==> flow/design.v <==
module day07p1_top ( 
    input logic clk_i,
    input logic rst_ni,
    input logic valid_i,
    input logic field_i,
    input logic eol_i,
    output logic [15:0] result_o,
    output logic ready_o
);
typedef enum logic [2:0] { 
    Start,
    InitialTachyon,
    ProcessTachyon,
    IdleSplitter,
    ProcessSplitter
} state_t;
state_t state_q, state_d;
logic eol_q, eol_d;
logic field_q, field_d;
logic [15:0] beam_splits_q, beam_splits_d;
logic [7:0] board_width_q, board_width_d;
logic [7:0] index_q, index_d;
logic [149:0] current_state_q, current_state_d;
logic [149:0] next_state_q, next_state_d;
always_comb begin
    state_d = state_q;
    eol_d = eol_q;
    field_d = field_q;
    beam_splits_d = beam_splits_q;
    board_width_d = board_width_q;
    index_d = index_q;
    current_state_d = current_state_q;
    next_state_d = next_state_q;
    case(state_q)
        Start: begin
            state_d = InitialTachyon;
        end
        InitialTachyon, IdleSplitter: begin
            if (valid_i == 1'b1) begin
                state_d = (state_q == InitialTachyon ? ProcessTachyon : ProcessSplitter);
                field_d = eol_i == 1'b0 ? field_i : 1'b0;
                eol_d = eol_i;
            end
        end
        ProcessTachyon: begin
            if(field_q == 1'b1) begin
                current_state_d = current_state_q + (150'b1 << board_width_q);
            end
            if(eol_q == 1'b1) begin
                state_d = IdleSplitter;
            end else begin
                state_d = InitialTachyon;
                board_width_d = board_width_q + 1;
            end
        end
        ProcessSplitter: begin
            if (eol_q == 1'b1) begin
                index_d = 8'b0;
                current_state_d = next_state_q;
                next_state_d = 150'b0;
            end else begin
                if((((current_state_q & (150'b1 << index_q) ) >> index_q ) & ({149'b0, field_q})) == 150'b1) begin
                    if(index_q == 8'b0) begin
                        next_state_d = next_state_q | 150'b10;
                    end else if(index_q == (board_width_q - 1)) begin
                        next_state_d = next_state_q | 150'b10;
                    end else begin
                        next_state_d = next_state_q | (150'b101 << (index_q - 1));
                    end
                    beam_splits_d = beam_splits_q + 1;
                end else if(((current_state_q & (150'b1 << index_q)) >> index_q) == 150'b1) begin
                    next_state_d = next_state_q | (150'b1 << index_q);
                end
                index_d = index_q + 8'b1;
            end
            state_d = IdleSplitter;
        end
        default: begin
            state_d = Start;
            field_d = 1'b0;
            eol_d = 1'b0;
            beam_splits_d = 16'b0;
            board_width_d = 8'b0;
            index_d = 8'b0;
            current_state_d = 150'b0;
            next_state_d = 150'b0;
        end
    endcase
end
always_ff @( posedge clk_i, negedge rst_ni ) begin
    if(rst_ni == 1'b0) begin
        state_q <= Start;
        field_q <= 1'b0;
        eol_q <= 1'b0;
        beam_splits_q <= 16'b0;
        board_width_q <= 8'b0;
        index_q <= 8'b0;
        current_state_q <= 150'b0;
        next_state_q <= 150'b0;
    end else begin
        state_q <= state_d;
        field_q <= field_d;
        eol_q <= eol_d;
        beam_splits_q <= beam_splits_d;
        board_width_q <= board_width_d;
        index_q <= index_d;
        current_state_q <= current_state_d;
        next_state_q <= next_state_d;
    end
end
assign result_o = beam_splits_q;
assign ready_o = (state_q == InitialTachyon || state_q == IdleSplitter);
endmodule
## From RTL to reports: day07p1_top

What the tools print for day07p1_top, step after step.
Lines are those of the file above, counted from 1.
Operators: Yosys type, input widths -> output width; for muxes data width and select width s.
A cell with - has no value.

| inputs | value |
|---|---|
| top | day07p1_top |
| clock input | clk_i |
| library | sky130hd |
| corner | tt_025C_1v80 |

## Elaborated design

Yosys after proc, flatten, opt, wreduce and memory -nomap, before mapping. Memory bits, and registers merged into a memory's read port (data or address), are not among the register bits. Print and check cells are not counted. Equal cells are merged and count once.

| storage and ports | value |
|---|---|
| register bits after elaboration | 337 |
| input port bits | 5 |
| output and inout port bits | 17 |

| cells by class | value |
|---|---|
| add/subtract/negate cells | 6 |
| equal/unequal tests | 16 |
| shifts and indexed selects | 4 |
| multiplexer cells | 25 |
| bitwise gates (word level) | 8 |
| reductions and logical operators | 14 |

Operators by type and width:

| operator | count |
|---|---|
| $mux 150 | 7 |
| $pmux 150 s3 | 1 |
| $shl 1x8->150 const A | 2 |
| $eq 150x1->1 const B | 2 |
| $or 150x150->150 | 2 |
| $pmux 150 s2 | 1 |
| $and 150x1->150 | 1 |
| $add 150x150->150 | 1 |
| $and 150x150->150 | 1 |
| $shr 150x8->150 | 1 |
| $shl 3x32->150 const A | 1 |
| $eq 8x32->1 | 1 |
| $pmux 16 s2 | 1 |
| $pmux 8 s2 | 2 |
| $mux 16 | 2 |
| $sub 8x1->9 const B | 2 |
| $add 16x1->16 const B | 1 |
| $add 8x1->8 const B | 2 |
| $mux 8 | 2 |
| $ne 2x2->1 const B | 6 |
| $ne 4x4->1 const B | 3 |
| $pmux 3 s4 | 1 |
| $reduce_or 4->1 | 2 |
| $logic_not 8->1 | 1 |
| $reduce_and 2->1 | 3 |
| $eq 3x2->1 const B | 2 |
| $reduce_and 3->1 | 2 |
| $reduce_or 3->1 | 2 |

Not listed: further kinds 11, cells in them 18.

## Longest topological paths

Longest topological path by Yosys (ltp), each cell counted once; first at word level (registers and memories cut), then after technology mapping (sequential cells cut; the memories' decode and read muxes count).

| depth | value |
|---|---|
| depth after elaboration | 8 |
| ABC_AREA | 0 |
| depth in mapped cells | 27 |
| depth with buffers taken out | 21 |

## Mapped cells and area

The flow's flattened synthesis, as Yosys stat reports it; memories are mapped. The netlist is that of the ABC_AREA named above (0 if unset); the other value can give another one.

Cell types:

| cell | count | area in all (sq um) |
|---|---|---|
| sky130_fd_sc_hd__dfrtp_1 | 338 | 8.46E+03 |
| sky130_fd_sc_hd__nor2_1 | 668 | 2.51E+03 |
| sky130_fd_sc_hd__a21oi_1 | 472 | 2.36E+03 |
| sky130_fd_sc_hd__ha_1 | 164 | 2.05E+03 |
| sky130_fd_sc_hd__o21ai_0 | 385 | 1.93E+03 |
| sky130_fd_sc_hd__nand2_1 | 390 | 1.46E+03 |
| sky130_fd_sc_hd__a221oi_1 | 132 | 1.16E+03 |
| sky130_fd_sc_hd__xnor2_1 | 121 | 1.06E+03 |
| sky130_fd_sc_hd__clkbuf_1 | 246 | 923.386 |
| sky130_fd_sc_hd__nand4_1 | 138 | 863.328 |
| sky130_fd_sc_hd__nand3_1 | 138 | 690.662 |
| sky130_fd_sc_hd__xor2_1 | 62 | 543.021 |
| sky130_fd_sc_hd__a21o_1 | 64 | 480.461 |
| sky130_fd_sc_hd__a22oi_1 | 56 | 420.403 |
| sky130_fd_sc_hd__and3_1 | 58 | 362.848 |
| sky130_fd_sc_hd__nor3_1 | 71 | 355.341 |
| sky130_fd_sc_hd__o21bai_1 | 45 | 337.824 |
| sky130_fd_sc_hd__buf_2 | 63 | 315.302 |

Not listed: further types 95, cells in them 831.

| mapped netlist | value |
|---|---|
| standard cells after synthesis | 4442 |
| synthesis area | 32527.4 sq um |
| mapped flip-flops | 339 |
| buffers | 351 |

## Timing after synthesis

OpenSTA on the mapped netlist: ideal clock, no wires. The path of least setup slack (recovery checks aside). Input and output delay are each 20% of the period. Register names are those of the netlist, which keeps one name where synthesis merged equal registers.

| timing path after synthesis | value |
|---|---|
| path type | register to register |
| from | register index_q[0] |
| to | register beam_splits_q[15] |
| period | 6000 ps |
| library setup time | 118 ps |
| launch time at the first pin | 0 ps |
| arrival | 5014 ps |
| slack | 867 ps |
| path delay | 5132 ps |
| stages | 24 |
| synthesis period reached | 5133 ps |

"path delay" = arrival - input delay + setup time.
"stages" counts driving pins, that of a launching flip-flop among them; a cell with two outputs on the path counts twice.
"synthesis period reached" = period - worst setup slack (recovery checks aside). The figure is calculated, with input and output delays left at 20% of the set period.
The rows between start and end are the longest chain of elaborated cells between them; the timing report does not say that the signal goes this way. Where chains are equally long, one stands for them.
A line is the first line of the expression or statement that the cell stems from. Yosys adds cells for indexed reads and writes and turns some case tables into memories.

| between the ends, after synthesis | value |
|---|---|
| path through | sky130_fd_sc_hd__dfrtp_1 sky130_fd_sc_hd__buf_2 sky130_fd_sc_hd__buf_4 sky130_fd_sc_hd__inv_1 sky130_fd_sc_hd__buf_2 sky130_fd_sc_hd__buf_2 sky130_fd_sc_hd__buf_1 sky130_fd_sc_hd__buf_1 sky130_fd_sc_hd__ha_1 sky130_fd_sc_hd__clkbuf_1 sky130_fd_sc_hd__clkbuf_1 sky130_fd_sc_hd__a41oi_1 sky130_fd_sc_hd__a2111o_1 sky130_fd_sc_hd__a311o_1 sky130_fd_sc_hd__nor4_4 sky130_fd_sc_hd__nor2_1 sky130_fd_sc_hd__nor4_2 sky130_fd_sc_hd__o21ai_2 sky130_fd_sc_hd__or2_1 sky130_fd_sc_hd__buf_2 sky130_fd_sc_hd__nor3_2 sky130_fd_sc_hd__nand3_1 sky130_fd_sc_hd__xnor2_1 sky130_fd_sc_hd__and2b_1 |
| length of the longest elaborated chain | 8 |
| elaborated cells between the ends (all ways) | 10 |

Ends and longest elaborated chain, after synthesis:

| item | RTL line | RTL |
|---|---|---|
| start, declared | 22 | `logic [7:0] index_q, index_d;` |
| start, assigned | 97 | `index_q <= 8'b0;` |
| start, assigned | 106 | `index_q <= index_d;` |
| $shl 1x8->150 | 62 | `if((((current_state_q & (150'b1 << index_q) ) >> index_q ) & ({149'b0, field_q})) == 150'b1) begin` |
| $and 150x150->150 | 62 |  |
| $shr 150x8->150 | 62 |  |
| $and 150x1->150 | 62 |  |
| $eq 150x1->1 | 62 |  |
| $mux 16 | 62 |  |
| $mux 16 | 57 | `if (eol_q == 1'b1) begin` |
| $pmux 16 s2 | 34 | `case(state_q)` |
| end, assigned | 95 | `beam_splits_q <= 16'b0;` |
| end, assigned | 104 | `beam_splits_q <= beam_splits_d;` |
| end, declared | 20 | `logic [15:0] beam_splits_q, beam_splits_d;` |

## Timing after layout

Path of least setup slack in the final report of job 2 (OpenROAD, finished layout, wires in). Where an end is a register, its clock arrival counts in the times.
The path's times are printed in steps of 10 ps; the period is the one set.

| timing path after layout | value |
|---|---|
| path type | register to register |
| from | register board_width_q[0] |
| to | register current_state_q[115] |
| period | 7680 ps |
| library setup time | 120 ps |
| launch time at the first pin | 680 ps |
| arrival | 7650 ps |
| slack | 570 ps |
| stages | 22 |

The rows between start and end are the longest chain of elaborated cells between them; the timing report does not say that the signal goes this way. Where chains are equally long, one stands for them.

| between the ends, after layout | value |
|---|---|
| path through | sky130_fd_sc_hd__dfrtp_1 sky130_fd_sc_hd__inv_1 sky130_fd_sc_hd__ha_1 sky130_fd_sc_hd__nand2_1 sky130_fd_sc_hd__or2_2 sky130_fd_sc_hd__nand2b_1 sky130_fd_sc_hd__nor2_1 sky130_fd_sc_hd__ha_1 sky130_fd_sc_hd__a21oi_1 sky130_fd_sc_hd__o21ai_0 sky130_fd_sc_hd__o311ai_1 sky130_fd_sc_hd__nor2_1 sky130_fd_sc_hd__nor3_2 sky130_fd_sc_hd__o2bb2ai_1 sky130_fd_sc_hd__o21ai_1 sky130_fd_sc_hd__nand2b_1 sky130_fd_sc_hd__a221o_1 sky130_fd_sc_hd__a31oi_1 sky130_fd_sc_hd__o21bai_1 sky130_fd_sc_hd__xnor2_1 sky130_fd_sc_hd__a221oi_1 sky130_fd_sc_hd__nor2_1 |
| length of the longest elaborated chain | 4 |
| elaborated cells between the ends (all ways) | 4 |

Ends and longest elaborated chain, after layout:

| item | RTL line | RTL |
|---|---|---|
| start, declared | 21 | `logic [7:0] board_width_q, board_width_d;` |
| start, assigned | 96 | `board_width_q <= 8'b0;` |
| start, assigned | 105 | `board_width_q <= board_width_d;` |
| $shl 1x8->150 | 47 | `current_state_d = current_state_q + (150'b1 << board_width_q);` |
| $add 150x150->150 | 47 |  |
| $mux 150 | 46 | `if(field_q == 1'b1) begin` |
| $pmux 150 s3 | 34 | `case(state_q)` |
| end, assigned | 98 | `current_state_q <= 150'b0;` |
| end, assigned | 107 | `current_state_q <= current_state_d;` |
| end, declared | 23 | `logic [149:0] current_state_q, current_state_d;` |

Top module day07p1_top; platform sky130hd; tools Yosys and OpenROAD; 4 stored runs in no particular order. Input and output delays are each 20% of the period that was set; the output load is 0.01 pF.
"worst setup path time" is the time allowed to the run's worst setup path (the clock period less input and output delay, where it has them) less its slack. Clock arrival times count: a late capture clock shortens it, a late launch clock lengthens it.
"total power of the final layout" rests on the timing tool's default activity at the inputs, not on a simulated workload.
"worst setup path time" is given in steps of 10 ps.

## Job 1

==> flow/run.sh <==
#!/bin/bash
# the make line also repeats the synthesis and layout settings of config.mk as NAME=value (left out here)
make -C /OpenROAD-flow-scripts/flow DESIGN_CONFIG=/design/flow/config.mk WORK_HOME=/design/flow/orfs CLKGATE_MAP_FILE= finish
==> flow/config.mk <==
export PLATFORM = sky130hd
export DESIGN_NAME = day07p1_top
export DESIGN_NICKNAME = day07p1_top
export VERILOG_FILES = /design/flow/design.v
export SDC_FILE = /design/flow/constraint.sdc
export NUM_CORES = 4
export LEC_CHECK = 0
export CAP_MARGIN = 20
export CORE_ASPECT_RATIO = 1.03
export CORE_MARGIN = 10
export CORE_UTILIZATION = 40
export CTS_CLUSTER_DIAMETER = 61
export CTS_CLUSTER_SIZE = 30
export GPL_ROUTABILITY_DRIVEN = 0
export HOLD_SLACK_MARGIN = 0.08
export MIN_ROUTING_LAYER = met2
export PLACE_DENSITY_LB_ADDON = 0.28
export SLEW_MARGIN = 20
export TNS_END_PERCENT = 35
==> flow/constraint.sdc <==
create_clock -name core_clock -period 3.48 [get_ports {clk_i}]
set_input_delay 0.6960 -clock core_clock [delete_from_list [all_inputs] [get_ports {clk_i}]]
set_output_delay 0.6960 -clock core_clock [all_outputs]
set_load 0.01 [all_outputs]

Job 1: no results, routing failed with GRT-0116

## Job 2

==> flow/run.sh <==
#!/bin/bash
# the make line also repeats the synthesis and layout settings of config.mk as NAME=value (left out here)
make -C /OpenROAD-flow-scripts/flow DESIGN_CONFIG=/design/flow/config.mk WORK_HOME=/design/flow/orfs CLKGATE_MAP_FILE= finish
==> flow/config.mk <==
export PLATFORM = sky130hd
export DESIGN_NAME = day07p1_top
export DESIGN_NICKNAME = day07p1_top
export VERILOG_FILES = /design/flow/design.v
export SDC_FILE = /design/flow/constraint.sdc
export NUM_CORES = 4
export LEC_CHECK = 0
export CAP_MARGIN = 25
export CELL_PAD_IN_SITES_DETAIL_PLACEMENT = 0
export CELL_PAD_IN_SITES_GLOBAL_PLACEMENT = 3
export CORE_ASPECT_RATIO = 0.72
export CORE_MARGIN = 7
export CORE_UTILIZATION = 19
export CTS_CLUSTER_SIZE = 49
export GPL_TIMING_DRIVEN = 1
export MAX_ROUTING_LAYER = met5
export PLACE_DENSITY_LB_ADDON = 0.05
export SETUP_SLACK_MARGIN = -0.25
export SLEW_MARGIN = 35
==> flow/constraint.sdc <==
create_clock -name core_clock -period 7.68 [get_ports {clk_i}]
set_input_delay 1.5360 -clock core_clock [delete_from_list [all_inputs] [get_ports {clk_i}]]
set_output_delay 1.5360 -clock core_clock [all_outputs]
set_load 0.01 [all_outputs]

| result of job 2 | value |
|---|---|
| utilization | 22.2 % |
| die area | 183134.0 sq um |
| total power of the final layout | 9431 µW |
| worst setup path time | 7110 ps |
| class of the worst setup path | register to register |
| synthesis area | 32527.4 sq um |
| setup total negative slack | 0 ps |
| worst slack on setup checks | 568 ps |

## Job 3

==> flow/run.sh <==
#!/bin/bash
# the make line also repeats the synthesis and layout settings of config.mk as NAME=value (left out here)
make -C /OpenROAD-flow-scripts/flow DESIGN_CONFIG=/design/flow/config.mk WORK_HOME=/design/flow/orfs CLKGATE_MAP_FILE= finish
==> flow/config.mk <==
export PLATFORM = sky130hd
export DESIGN_NAME = day07p1_top
export DESIGN_NICKNAME = day07p1_top
export VERILOG_FILES = /design/flow/design.v
export SDC_FILE = /design/flow/constraint.sdc
export NUM_CORES = 4
export LEC_CHECK = 0
export CAP_MARGIN = 40
export CORE_MARGIN = 2
export CORE_UTILIZATION = 24
export CTS_CLUSTER_SIZE = 74
export GPL_TIMING_DRIVEN = 0
export SETUP_SLACK_MARGIN = -0.25
export SLEW_MARGIN = 15
==> flow/constraint.sdc <==
create_clock -name core_clock -period 4.24 [get_ports {clk_i}]
set_input_delay 0.8480 -clock core_clock [delete_from_list [all_inputs] [get_ports {clk_i}]]
set_output_delay 0.8480 -clock core_clock [all_outputs]
set_load 0.01 [all_outputs]

| result of job 3 | value |
|---|---|
| utilization | 33.6 % |
| die area | 138492.0 sq um |
| total power of the final layout | 19600 µW |
| worst setup path time | 5360 ps |
| class of the worst setup path | register to register |
| synthesis area | 32527.4 sq um |
| setup total negative slack | -210119 ps |
| worst slack on setup checks | -1116 ps |

## Job 4

==> flow/run.sh <==
#!/bin/bash
# the make line also repeats the synthesis and layout settings of config.mk as NAME=value (left out here)
make -C /OpenROAD-flow-scripts/flow DESIGN_CONFIG=/design/flow/config.mk WORK_HOME=/design/flow/orfs CLKGATE_MAP_FILE= finish
==> flow/config.mk <==
export PLATFORM = sky130hd
export DESIGN_NAME = day07p1_top
export DESIGN_NICKNAME = day07p1_top
export VERILOG_FILES = /design/flow/design.v
export SDC_FILE = /design/flow/constraint.sdc
export NUM_CORES = 4
export LEC_CHECK = 0
export CAP_MARGIN = 20
export CORE_MARGIN = 2
export CORE_UTILIZATION = 40
export CTS_CLUSTER_DIAMETER = 52
export CTS_CLUSTER_SIZE = 17
export SLEW_MARGIN = 20
export TNS_END_PERCENT = 40
==> flow/constraint.sdc <==
create_clock -name core_clock -period 6.0 [get_ports {clk_i}]
set_input_delay 1.2000 -clock core_clock [delete_from_list [all_inputs] [get_ports {clk_i}]]
set_output_delay 1.2000 -clock core_clock [all_outputs]
set_load 0.01 [all_outputs]

| result of job 4 | value |
|---|---|
| utilization | 46.9 % |
| die area | 83616.4 sq um |
| total power of the final layout | 12498 µW |
| worst setup path time | 5750 ps |
| class of the worst setup path | register to register |
| synthesis area | 32527.4 sq um |
| setup total negative slack | 0 ps |
| worst slack on setup checks | 251 ps |
